==> flow/design.v <==
`timescale 1ns / 1ps
module AProject2(led,lednext,switch,switchnext,btn, clk, rst, a, b, c, d, e, f, g, an
    );
input [3:0] btn; 
input [4:0] switch;
input [2:0] switchnext;
input clk; 
input rst;                                   
output a, b, c, d, e, f, g;  
output [3:0] an; 
output [4:0] led;
output [2:0] lednext;
reg a, b, c, d, e, f, g;  
reg [3:0] an;
reg slow_clock;
integer i;
integer count;
integer led_count;
integer guess;
integer guess_count;
integer guess_count2;
integer guess_count3;
reg countPL1;
reg countPL2;
reg countPL2values;
reg tempcount;
reg equaltemp;
reg freeze;
reg switchnextcount;
reg [4:0] led;
reg [2:0] lednext;
reg [4:0] dig;
reg [5:0] button0;
reg [5:0] button1;
reg [5:0] button2;
reg [5:0] button3;
reg [5:0] player1_0;
reg [5:0] player1_1;
reg [5:0] player1_2;
reg [5:0] player1_3;
reg [5:0] player2_0;
reg [5:0] player2_1;
reg [5:0] player2_2;
reg [5:0] player2_3;
reg [19:0] player1_full;
reg [19:0] player2_full;
wire slow_tick = (count > 900) && (slow_clock == 1'b0);
always @(posedge clk) 
begin
	if (rst)
	begin
		count<=0;
		slow_clock<=0;
	end
	else if (count > 900)
	begin
		count<=1;
		slow_clock<=~slow_clock;
	end
	else
		count<=count+1;
end
always @(posedge clk) 
if (rst)
begin
	a=0; b=0; c=0; d=0; e=0; f=0; g=0;
	an=0; led=0; lednext=0; dig=0;
	led_count=0;
	guess=0; guess_count=0; guess_count2=0; guess_count3=0;
	countPL1=0; countPL2=0; countPL2values=0;
	tempcount=0; equaltemp=0; freeze=0; switchnextcount=0;
	button0=0; button1=0; button2=0; button3=0;
	player1_0=0; player1_1=0; player1_2=0; player1_3=0;
	player2_0=0; player2_1=0; player2_2=0; player2_3=0;
	player1_full=0; player2_full=0;
end
else if (slow_tick)
begin
	if(freeze==0)
	begin
		led=switch;
		lednext=switchnext;
	end
	if (switch[4] == 0)                                 
	begin
		an=4'b 1111;
		button0=5'b00000;							
		button1=5'b10001;							
		button2=5'b00001;							
		button3=5'b00100;	
		countPL1=0;
		countPL2=0;
		countPL2values=0;
		tempcount=0;
		equaltemp=0;
		freeze=0;
		guess=0;
		guess_count=0;
		guess_count2=0;
		guess_count3=0;			
		player1_0=0;
		player1_1=0;
		player1_2=0;
		player1_3=0;
		player2_0=0;
		player2_1=0;
		player2_2=0;
		player2_3=0;
		player1_full=0;
		player2_full=0;			
	end
   else
		if(freeze==1)
		begin
			if (led_count > 5000) 
			begin 
				led_count=0;
				led=~led; 
				lednext=~lednext;
			end 
			led_count = led_count+1; 
		end
		if(switchnext[2]==1)								 
		begin
			if(switchnextcount==0)
			begin
				button0=player2_0;
				button1=player2_1;
				button2=player2_2;
				button3=player2_3;
				switchnextcount=1;
			end	
		end
		else
		begin
		switchnextcount=0;
		end
	 	if(switchnext[1]==0)									 
		begin
			if(countPL1==0)
			begin
				button0=5'b00000;
				button1=5'b10001;
				button2=5'b00001;
				button3=5'b00100;	
				countPL1=1;
				countPL2=0;
			end
		end
      begin 
			case (an)
				4'b 1110: an=4'b 1101;	
				4'b 1101: an=4'b 1011;  
				4'b 1011: an=4'b 0111;
				4'b 0111: an=4'b 1110;
				4'b 1111:an=4'b 0111;				
				default: an=1111; 
			endcase
			case (an)
				4'b 0111:  
				begin
					if(btn == 4'b0001)
					begin
						if(freeze==0)
						begin
							button0=switch;
							dig=button0;  
						end			
					end
					else
					begin
						dig=button0;
					end
				end
				4'b 1011: 
				begin
					if(btn == 4'b0010)
					begin
						if(freeze==0)
						begin								
							button1=switch;
							dig=button1;
						end
					end
					else
					begin
						dig=button1;
					end
				end	 
				4'b 1101: 
				begin
					if(btn == 4'b0100)
					begin
						if(freeze==0)
						begin								
							button2=switch;
							dig=button2;
						end
					end
					else
					begin
						dig=button2;
					end
				end
				4'b1110:  
				begin
					if(btn == 4'b1000)
					begin
						if(freeze==0)
						begin
							button3=switch;
							dig=button3;
						end
					end
					else
					begin
						dig=button3;
					end	
				end
			endcase
			if(switchnext[1]==1)														 
			begin
				if(countPL2==0)
				begin
					player1_0=button0;						     					 
					player1_1=button1;
					player1_2=button2;
					player1_3=button3;
					player1_full[4:0]=player1_0;
					player1_full[9:5]=player1_1;
					player1_full[14:10]=player1_2;
					player1_full[19:15]=player1_3;
					button0=5'b00000;
					button1=5'b10010;
					button2=5'b00001;
					button3=5'b00100;	
					countPL1=0;
					countPL2=1;
				end
				if(switchnext[0]==1)													 
				begin
					if(countPL2values==0)
					begin					
						player2_0=button0;						     					 
						player2_1=button1;
						player2_2=button2;
						player2_3=button3;
						player2_full[4:0]=player2_0;
						player2_full[9:5]=player2_1;
						player2_full[14:10]=player2_2;
						player2_full[19:15]=player2_3;								
						countPL2values=1;
					end
				end
				if(switchnext[0]==0)													 
				begin
					if(countPL2values==1)
					begin
						if(player2_full < player1_full)     					 
						begin
							button0=5'b 00000;
							button1=5'b 00011;
							button2=5'b 00001;
							button3=5'b 10010;
							guess=guess+1;
							countPL2values=0;
						end
						if(player2_full > player1_full)      					 
						begin
							button0=5'b 00000;
							button1=5'b 00101;
							button2=5'b 00010;
							button3=5'b 10010;
							guess=guess+1;
							countPL2values=0;
						end
						if(player2_full == player1_full)
						begin
							if(equaltemp==0)
							begin
								guess=guess+1;
								equaltemp=1;
							end
							if(guess>=1000 && guess<10000)
							begin
								guess=guess-1000;
								guess_count3=guess_count3+1;
							end												
							if(guess>=100 && guess<1000)
							begin
								guess=guess-100;
								guess_count2=guess_count2+1;
							end
							if(guess>=10 && guess<100)
							begin
								guess=guess-10;
								guess_count=guess_count+1;													
							end
							if(guess<10)
							begin
								if(tempcount==0)
								begin
									guess=guess+16;
									guess_count=guess_count+16;
									guess_count2=guess_count2+16;
									guess_count3=guess_count3+16;														
									tempcount=1;
								end
								button0=guess;
								button1=guess_count;
								button2=guess_count2;
								button3=guess_count3;
								led=0;
								lednext=0;
								countPL2values=0;
								freeze=1;
							end
						end											
					end
				end
			end
		end
		case (dig) 
		  5'b11111:  begin   
							a=0; b=1; c=1; d=1; e=0; f=0; g=0;  
						 end
		  5'b11110:  begin    
							a=0; b=1; c=1; d=0; e=0; f=0; g=0;  
						 end
		  5'b11101:  begin   
							a=1; b=0; c=0; d=0; e=0; f=1; g=0;  
						 end
		  5'b11100:  begin    
							a=0; b=1; c=1; d=0; e=0; f=0; g=1;  
						 end
		  5'b11011:  begin    
							a=1; b=1; c=0; d=0; e=0; f=0; g=0;  
						 end
		  5'b11010:  begin    
							a=0; b=0; c=0; d=1; e=0; f=0; g=0;  
						 end
		  5'b11001:  begin    
							a=0; b=0; c=0; d=1; e=1; f=0; g=0;  
						 end
		  5'b11000:  begin    
							a=0; b=0; c=0; d=0; e=0; f=0; g=0;  
						 end
		  5'b10111:  begin   
							a=0; b=0; c=0; d=1; e=1; f=1; g=1;  
						 end
		  5'b10110:  begin    
							a=0; b=1; c=0; d=0; e=0; f=0; g=0;  
						 end	
		  5'b10101:  begin    
							a=0; b=1; c=0; d=0; e=1; f=0; g=0;  
						 end
		  5'b10100:  begin    
							a=1; b=0; c=0; d=1; e=1; f=0; g=0;  
						 end
		  5'b10011:  begin    
							a=0; b=0; c=0; d=0; e=1; f=1; g=0;  
						 end 
		  5'b10010:  begin     
							a=0; b=0; c=1; d=0; e=0; f=1; g=0;    
						 end 
		  5'b10001:  begin     
							a=1; b=0; c=0; d=1; e=1; f=1; g=1;  
						 end 
		  5'b10000:  begin    
							a=0; b=0; c=0; d=0; e=0; f=0; g=1;  
						 end 
		  5'b00001:  begin    
							a=1; b=1; c=1; d=0; e=0; f=0; g=1;     
						 end
		  5'b00010:  begin    
							a=1; b=0; c=0; d=1; e=0; f=0; g=0;     
						 end	
		  5'b00011:  begin    
							a=1; b=1; c=0; d=0; e=0; f=1; g=0;     
						 end			 
		  5'b00100:  begin    
							a=0; b=0; c=1; d=1; e=0; f=0; g=0;     
						 end
		  5'b00101:  begin    
							a=1; b=1; c=1; d=1; e=0; f=1; g=1;     
						 end
		  5'b00110:  begin    
							a=1; b=0; c=0; d=0; e=0; f=0; g=1;     
						 end
		  5'b00111:  begin    
							a=0; b=1; c=0; d=0; e=1; f=0; g=1;     
						 end
		  5'b01000:  begin    
							a=1; b=0; c=0; d=0; e=1; f=0; g=0;     
						 end					 
		  5'b00000:  begin    
							a=1; b=1; c=1; d=1; e=1; f=1; g=1;      
						 end 	
		  default:  begin    
							a=1; b=1; c=1; d=1; e=1; f=1; g=1;  
						end 
		endcase 
	end
endmodule
From RTL to reports: AProject2. What the tools print for AProject2, step after step. Lines are those of the file above, counted from 1. Operators carry their Yosys type and port widths (W data, S select, Z words). Cell names lack the library's common part. Not given: n/a

Design top: AProject2. Clock port: clk. Cell library: sky130hd. Library corner: tt_025C_1v80.

After elaboration. Source: Yosys, flattened and elaborated, memories not mapped. Widths are those after wreduce. Print and check cells do not count. Equal cells are merged and count once. Memory sizes are those after Yosys's memory passes, which may raise the word count (mostly to a power of two), join words into wider ones and drop unused or constant bits.

The figure for output and inout port bits is 19. Under register bits stands 305. Under ROM bits stands 224. For memories kept the number is 1. The figure for clocked read ports x word width is 7. For cells after elaboration the number is 390. Input port bits: 14.

$add $sub $neg: 15. Equality and inequality tests: 12. Reductions and logical operators: 6. The figure for bitwise logic cells is 3. The figure for muxes and demuxes is 313. The figure for magnitude comparators is 11.

Memories: (name not given) (words 32, bits a word 7, rd ports 1, wr ports 0, line 323) `case (dig)`.

Operators with widths (count): $mux W32 (102); $mux W6 (96); $add A32 B2 Y32 const B (8); $mux W5 (38); $mux W20 (8); $add A32 B6 Y32 const B (4); $mux W1 (51); $mux W3 (11); $sub A32 B11 Y32 const B (1); $ge A32 B11 Y1 const B (1); $gt A32 B11 Y1 const B (1); $lt A32 B11 Y1 const B (1); $gt A32 B14 Y1 const B (1); $lt A32 B15 Y1 const B (1); $sub A32 B5 Y32 const B (1); $ge A32 B5 Y1 const B (1); $lt A32 B5 Y1 const B (1); $sub A32 B8 Y32 const B (1); $ge A32 B8 Y1 const B (1); $lt A32 B8 Y1 const B (1); $eq A4 B4 Y1 const B (6); $gt A20 B20 Y1 (1); $lt A20 B20 Y1 (1); $eq A20 B20 Y1 (1); $pmux W5 S4 (1); $mux W4 (5); $eq A4 B3 Y1 const B (3); $pmux W4 S3 (1).

Not listed: further kinds 8, cells in them 11.

Longest topological paths. Depth = most cells in a row (Yosys ltp): at word level without a register or memory, in the mapped netlist without a sequential cell, where the memories' decode and read muxes count.

Word-level depth: 74. The entry for ABC_AREA reads 1. For depth in mapped cells the number is 91. The entry for depth with buffers taken out reads 84.

After synthesis. The flow's flattened synthesis, as Yosys stat reports it; memories are mapped. The netlist is that of the ABC_AREA named above (0 if unset); the other value can give another one. The area totals of this step are shown rounded.

The figure for sequential area is 4464 sq um. The entry for cells in the netlist reads 3879. Under synthesis area stands 22030 sq um. For mapped flip-flops the number is 223. The entry for buffer cells reads 160.

Cells by type: dfxtp_1 (count 223, total area 4.46E+03 sq um); nand2_1 (count 1099, total area 4.13E+03 sq um); inv_1 (count 445, total area 1.67E+03 sq um); nor2_1 (count 398, total area 1.49E+03 sq um); nand3_1 (count 274, total area 1.37E+03 sq um); a21oi_1 (count 269, total area 1.35E+03 sq um); o21ai_0 (count 262, total area 1.31E+03 sq um); nand4_1 (count 113, total area 706.928 sq um); ha_1 (count 40, total area 500.48 sq um); nand2_2 (count 71, total area 444.176 sq um); clkbuf_1 (count 97, total area 364.099 sq um); nor3_1 (count 67, total area 335.322 sq um); o211ai_1 (count 42, total area 315.302 sq um); nor2_4 (count 25, total area 281.52 sq um); xor2_1 (count 30, total area 262.752 sq um); a31oi_1 (count 41, total area 256.496 sq um); nor2_2 (count 40, total area 250.24 sq um); nor4_1 (count 32, total area 200.192 sq um).

Not listed: further types 48, cells in them 311.

Timing after synthesis. Source: OpenSTA report_checks on the synthesized netlist (no wires, ideal clock, input and output delay 20% of the period each), path of least setup slack; recovery checks are left aside. Register names are those of the netlist, which keeps one name where synthesis merged equal registers.

Kind: input to register. Start point: input switch[4]. End point: register button1[1]. Under delay of the path stands 9556 ps. For data required time the number is 24881 ps. For setup time the number is 119 ps. Under stages stands 78. Slack: 10444 ps. Under arrival stands 14437 ps. For period the number is 25000 ps. The entry for external input delay reads 5000 ps. For path buffers the number is 15. The entry for launch time at the first pin reads 5000 ps. Synthesis period reached: 14556 ps.

"delay of the path" = arrival - input delay + setup time. "stages" counts driving pins, that of a launching flip-flop among them; a cell with two outputs on the path counts twice. "synthesis period reached" is the clock period less the worst setup slack; recovery checks do not enter. This is arithmetic on one report: input and output delays are still those of the set period (20% each). Between the ends stands the longest chain of elaborated cells between them, by number of cells; it is not shown to be the way that was timed. Of several equally long chains one is given. A line is the first line of the expression or statement that the cell stems from. Yosys adds cells for indexed reads and writes and turns some case tables into memories. At most two assigning lines are given for a register; there are more.

Cells stage by stage: buf_6 > buf_6 > buf_6 > buf_2 > buf_1 > clkbuf_1 > buf_1 > clkbuf_1 > clkbuf_1 > buf_1 > nand2_1 > a21boi_0 > ha_1 > nand2_2 > inv_1 > nand2_1 > nand2_1 > a21oi_4 > (+42 left out) > nand4_4 > buf_6 > nand2_1 > nand2_1 > inv_1 > ha_1 > nand3_1 > nand2_1 > nor2_2 > nand2_2 > nand2_2 > buf_8 > buf_6 > nand3_1 > nand3_1 > nand3_1 > nand2_1 > a21oi_1. The entry for length of the longest elaborated chain reads 74. The entry for elaborated cells between the ends (all ways) reads 201. For RTL lines with such cells the number is 40. Classes of those cells: add/sub (8); compare (9); eq/ne (8); mux (173); reduce/logical (3).

Ends and longest elaborated chain, after synthesis: start, declared (line 5) `input [4:0] switch;`; $mux W6 (line 84) `if (switch[4] == 0)`; $mux W6 (line 125) `if(switchnextcount==0)`; $mux W6 (line 123) `if(switchnext[2]==1)`; $mux W6 (line 77) `else if (slow_tick)`; $mux W6 (line 64) `if (rst)`; $mux W6 (line 140) `if(countPL1==0)`; $mux W6 (line 138) `if(switchnext[1]==0)`; (+60 left out); $add A32 B6 Y32 (line 304) `guess_count=guess_count+16;`; $mux W32 (line 301) `if(tempcount==0)`; $mux W6 (line 299) `if(guess<10)`; $mux W6 (line 277) `if(player2_full == player1_full)`; $mux W6 (line 257) `if(countPL2values==1)`; $mux W6 (line 255) `if(switchnext[0]==0)`; $mux W6 (line 221) `if(switchnext[1]==1)`; end, assigned (line 181) `button1=switch;`; end, assigned (line 310) `button1=guess_count;`; end, declared (line 34) `reg [5:0] button1;`.

Path in the finished layout. Path of least setup slack in the final report of run A (OpenROAD, finished layout, wires in). Where an end is a register, its clock arrival counts in the times. The report prints the path's times to 10 ps; the period is as set.

Kind: input to register. Start point: input switch[4]. End point: register button2[0]. Under arrival stands 20330 ps. For data required time the number is 32550 ps. The entry for external input delay reads 6420 ps. For period the number is 32100 ps. For path buffers the number is 2. Slack: 12220 ps. Under stages stands 74. The entry for launch time at the first pin reads 6420 ps. For setup time the number is 150 ps.

Between the ends stands the longest chain of elaborated cells between them, by number of cells; it is not shown to be the way that was timed. Of several equally long chains one is given. At most two assigning lines are given for a register; there are more.

Cells stage by stage: buf_6 > inv_1 > nor2_1 > inv_1 > nor4_1 > inv_1 > nor3_1 > inv_1 > o21ai_0 > nor2_1 > nand2_1 > nand2_1 > ha_1 > nand2_1 > nor2_4 > a21oi_4 > nand3_4 > inv_4 > (+38 left out) > nor2_2 > nand4_1 > nand2_1 > inv_1 > ha_1 > nand3_1 > nand2_1 > nor2_2 > nand2_2 > nand2_2 > buf_4 > nand2_1 > o21ai_0 > nand2_1 > nand2_1 > nand2_1 > nand2_1 > a21oi_1. The entry for length of the longest elaborated chain reads 73. The entry for elaborated cells between the ends (all ways) reads 201. For RTL lines with such cells the number is 40. Classes of those cells: add/sub (8); compare (9); eq/ne (8); mux (173); reduce/logical (3).

Ends and longest elaborated chain, post-layout: start, declared (line 5) `input [4:0] switch;`; $mux W6 (line 84) `if (switch[4] == 0)`; $mux W6 (line 125) `if(switchnextcount==0)`; $mux W6 (line 123) `if(switchnext[2]==1)`; $mux W6 (line 77) `else if (slow_tick)`; $mux W6 (line 64) `if (rst)`; $mux W6 (line 140) `if(countPL1==0)`; $mux W6 (line 138) `if(switchnext[1]==0)`; (+59 left out); $mux W32 (line 64); $lt A32 B5 Y1 (line 299) `if(guess<10)`; $mux W6 (line 299); $mux W6 (line 277) `if(player2_full == player1_full)`; $mux W6 (line 257) `if(countPL2values==1)`; $mux W6 (line 255) `if(switchnext[0]==0)`; $mux W6 (line 221) `if(switchnext[1]==1)`; end, assigned (line 196) `button2=switch;`; end, assigned (line 311) `button2=guess_count2;`; end, declared (line 35) `reg [5:0] button2;`.

Ticket comment

Measured results for AProject2: 3 stored runs of the Yosys and OpenROAD flow on sky130hd. The settings differ; the order carries no meaning. The constraints put input and output delay at 20% of the set period each and load the outputs with 0.01 pF. "clock period achieved" is the run's clock period less its worst setup slack. It is reckoned from that one timing run; input and output delays stay at 20% of the period that was set. "allowed time less slack (worst setup path)": the worst setup path's part of the clock period (all of it between registers, 20% less for each end at a port) less its slack. A launch clock that arrives late makes it longer, a capture clock that arrives late makes it shorter. By "overall power" is meant OpenSTA's value without simulated activity: inputs other than the clock are taken to toggle once in ten clock periods, and the tool carries that through the logic. "allowed time less slack (worst setup path)" is given in steps of 10 ps. Measured values are rounded.

Files of run A:
==> flow/run.sh <==
#!/bin/bash
# the make line also repeats the synthesis and layout settings of config.mk as NAME=value (left out here)
make -C /OpenROAD-flow-scripts/flow DESIGN_CONFIG=/design/flow/config.mk WORK_HOME=/design/flow/orfs CLKGATE_MAP_FILE= finish
==> flow/config.mk <==
export PLATFORM = sky130hd
export DESIGN_NAME = AProject2
export DESIGN_NICKNAME = AProject2
export VERILOG_FILES = /design/flow/design.v
export SDC_FILE = /design/flow/constraint.sdc
export NUM_CORES = 4
export LEC_CHECK = 0
export ABC_AREA = 1
export CAP_MARGIN = 5
export CORE_ASPECT_RATIO = 1.08
export CORE_MARGIN = 3
export CORE_UTILIZATION = 33
export CTS_CLUSTER_DIAMETER = 165
export PLACE_DENSITY = 0.39
export SETUP_SLACK_MARGIN = 0.38
export SLEW_MARGIN = 20
export TNS_END_PERCENT = 85
==> flow/constraint.sdc <==
create_clock -name core_clock -period 32.1 [get_ports {clk}]
set_input_delay 6.4200 -clock core_clock [delete_from_list [all_inputs] [get_ports {clk}]]
set_output_delay 6.4200 -clock core_clock [all_outputs]
set_load 0.01 [all_outputs]

Results of run A. The standard-cell area after routing is 23890 sq um. The worst hold slack is 463 ps. The overall die area reads 69900 sq um. For the chip area in the Yosys report the run shows 22030 sq um. The sum of negative setup slack is 0 ps. For the setup slack of the worst path the run shows 12220 ps. The measured overall power is 878.1 µW. The utilization in the final report stands at 36.4 %. The allowed time less slack (worst setup path) stands at 13460 ps. Class of the worst setup path: input to register. For the clock period achieved the run shows 19883 ps.

Files of run B:
==> flow/run.sh <==
#!/bin/bash
# the make line also repeats the synthesis and layout settings of config.mk as NAME=value (left out here)
make -C /OpenROAD-flow-scripts/flow DESIGN_CONFIG=/design/flow/config.mk WORK_HOME=/design/flow/orfs CLKGATE_MAP_FILE= finish
==> flow/config.mk <==
export PLATFORM = sky130hd
export DESIGN_NAME = AProject2
export DESIGN_NICKNAME = AProject2
export VERILOG_FILES = /design/flow/design.v
export SDC_FILE = /design/flow/constraint.sdc
export NUM_CORES = 4
export LEC_CHECK = 0
export CAP_MARGIN = 35
export CORE_MARGIN = 9
export CORE_UTILIZATION = 39
export PLACE_DENSITY_LB_ADDON = 0.04
export SLEW_MARGIN = 20
export TNS_END_PERCENT = 60
==> flow/constraint.sdc <==
create_clock -name core_clock -period 17.3 [get_ports {clk}]
set_input_delay 3.4600 -clock core_clock [delete_from_list [all_inputs] [get_ports {clk}]]
set_output_delay 3.4600 -clock core_clock [all_outputs]
set_load 0.01 [all_outputs]

Results of run B. The standard-cell area after routing is 21020 sq um. The worst hold slack is 463 ps. The overall die area reads 55430 sq um. For the chip area in the Yosys report the run shows 18440 sq um. The sum of negative setup slack is 0 ps. For the setup slack of the worst path the run shows 590 ps. The measured overall power is 1229 µW. The utilization in the final report stands at 45.0 %. The allowed time less slack (worst setup path) stands at 13250 ps. Class of the worst setup path: input to register. For the clock period achieved the run shows 16710 ps.

Files of run C:
==> flow/run.sh <==
#!/bin/bash
# the make line also repeats the synthesis and layout settings of config.mk as NAME=value (left out here)
make -C /OpenROAD-flow-scripts/flow DESIGN_CONFIG=/design/flow/config.mk WORK_HOME=/design/flow/orfs CLKGATE_MAP_FILE= finish
==> flow/config.mk <==
export PLATFORM = sky130hd
export DESIGN_NAME = AProject2
export DESIGN_NICKNAME = AProject2
export VERILOG_FILES = /design/flow/design.v
export SDC_FILE = /design/flow/constraint.sdc
export NUM_CORES = 4
export LEC_CHECK = 0
export ABC_AREA = 1
export CAP_MARGIN = 35
export CELL_PAD_IN_SITES_DETAIL_PLACEMENT = 1
export CELL_PAD_IN_SITES_GLOBAL_PLACEMENT = 3
export CORE_MARGIN = 9
export CORE_UTILIZATION = 39
export PLACE_DENSITY_LB_ADDON = 0.04
export SLEW_MARGIN = 20
export TNS_END_PERCENT = 5
==> flow/constraint.sdc <==
create_clock -name core_clock -period 17.3 [get_ports {clk}]
set_input_delay 3.4600 -clock core_clock [delete_from_list [all_inputs] [get_ports {clk}]]
set_output_delay 3.4600 -clock core_clock [all_outputs]
set_load 0.01 [all_outputs]

Outcome of run C: no final report: placement broke off with FLW-0024.
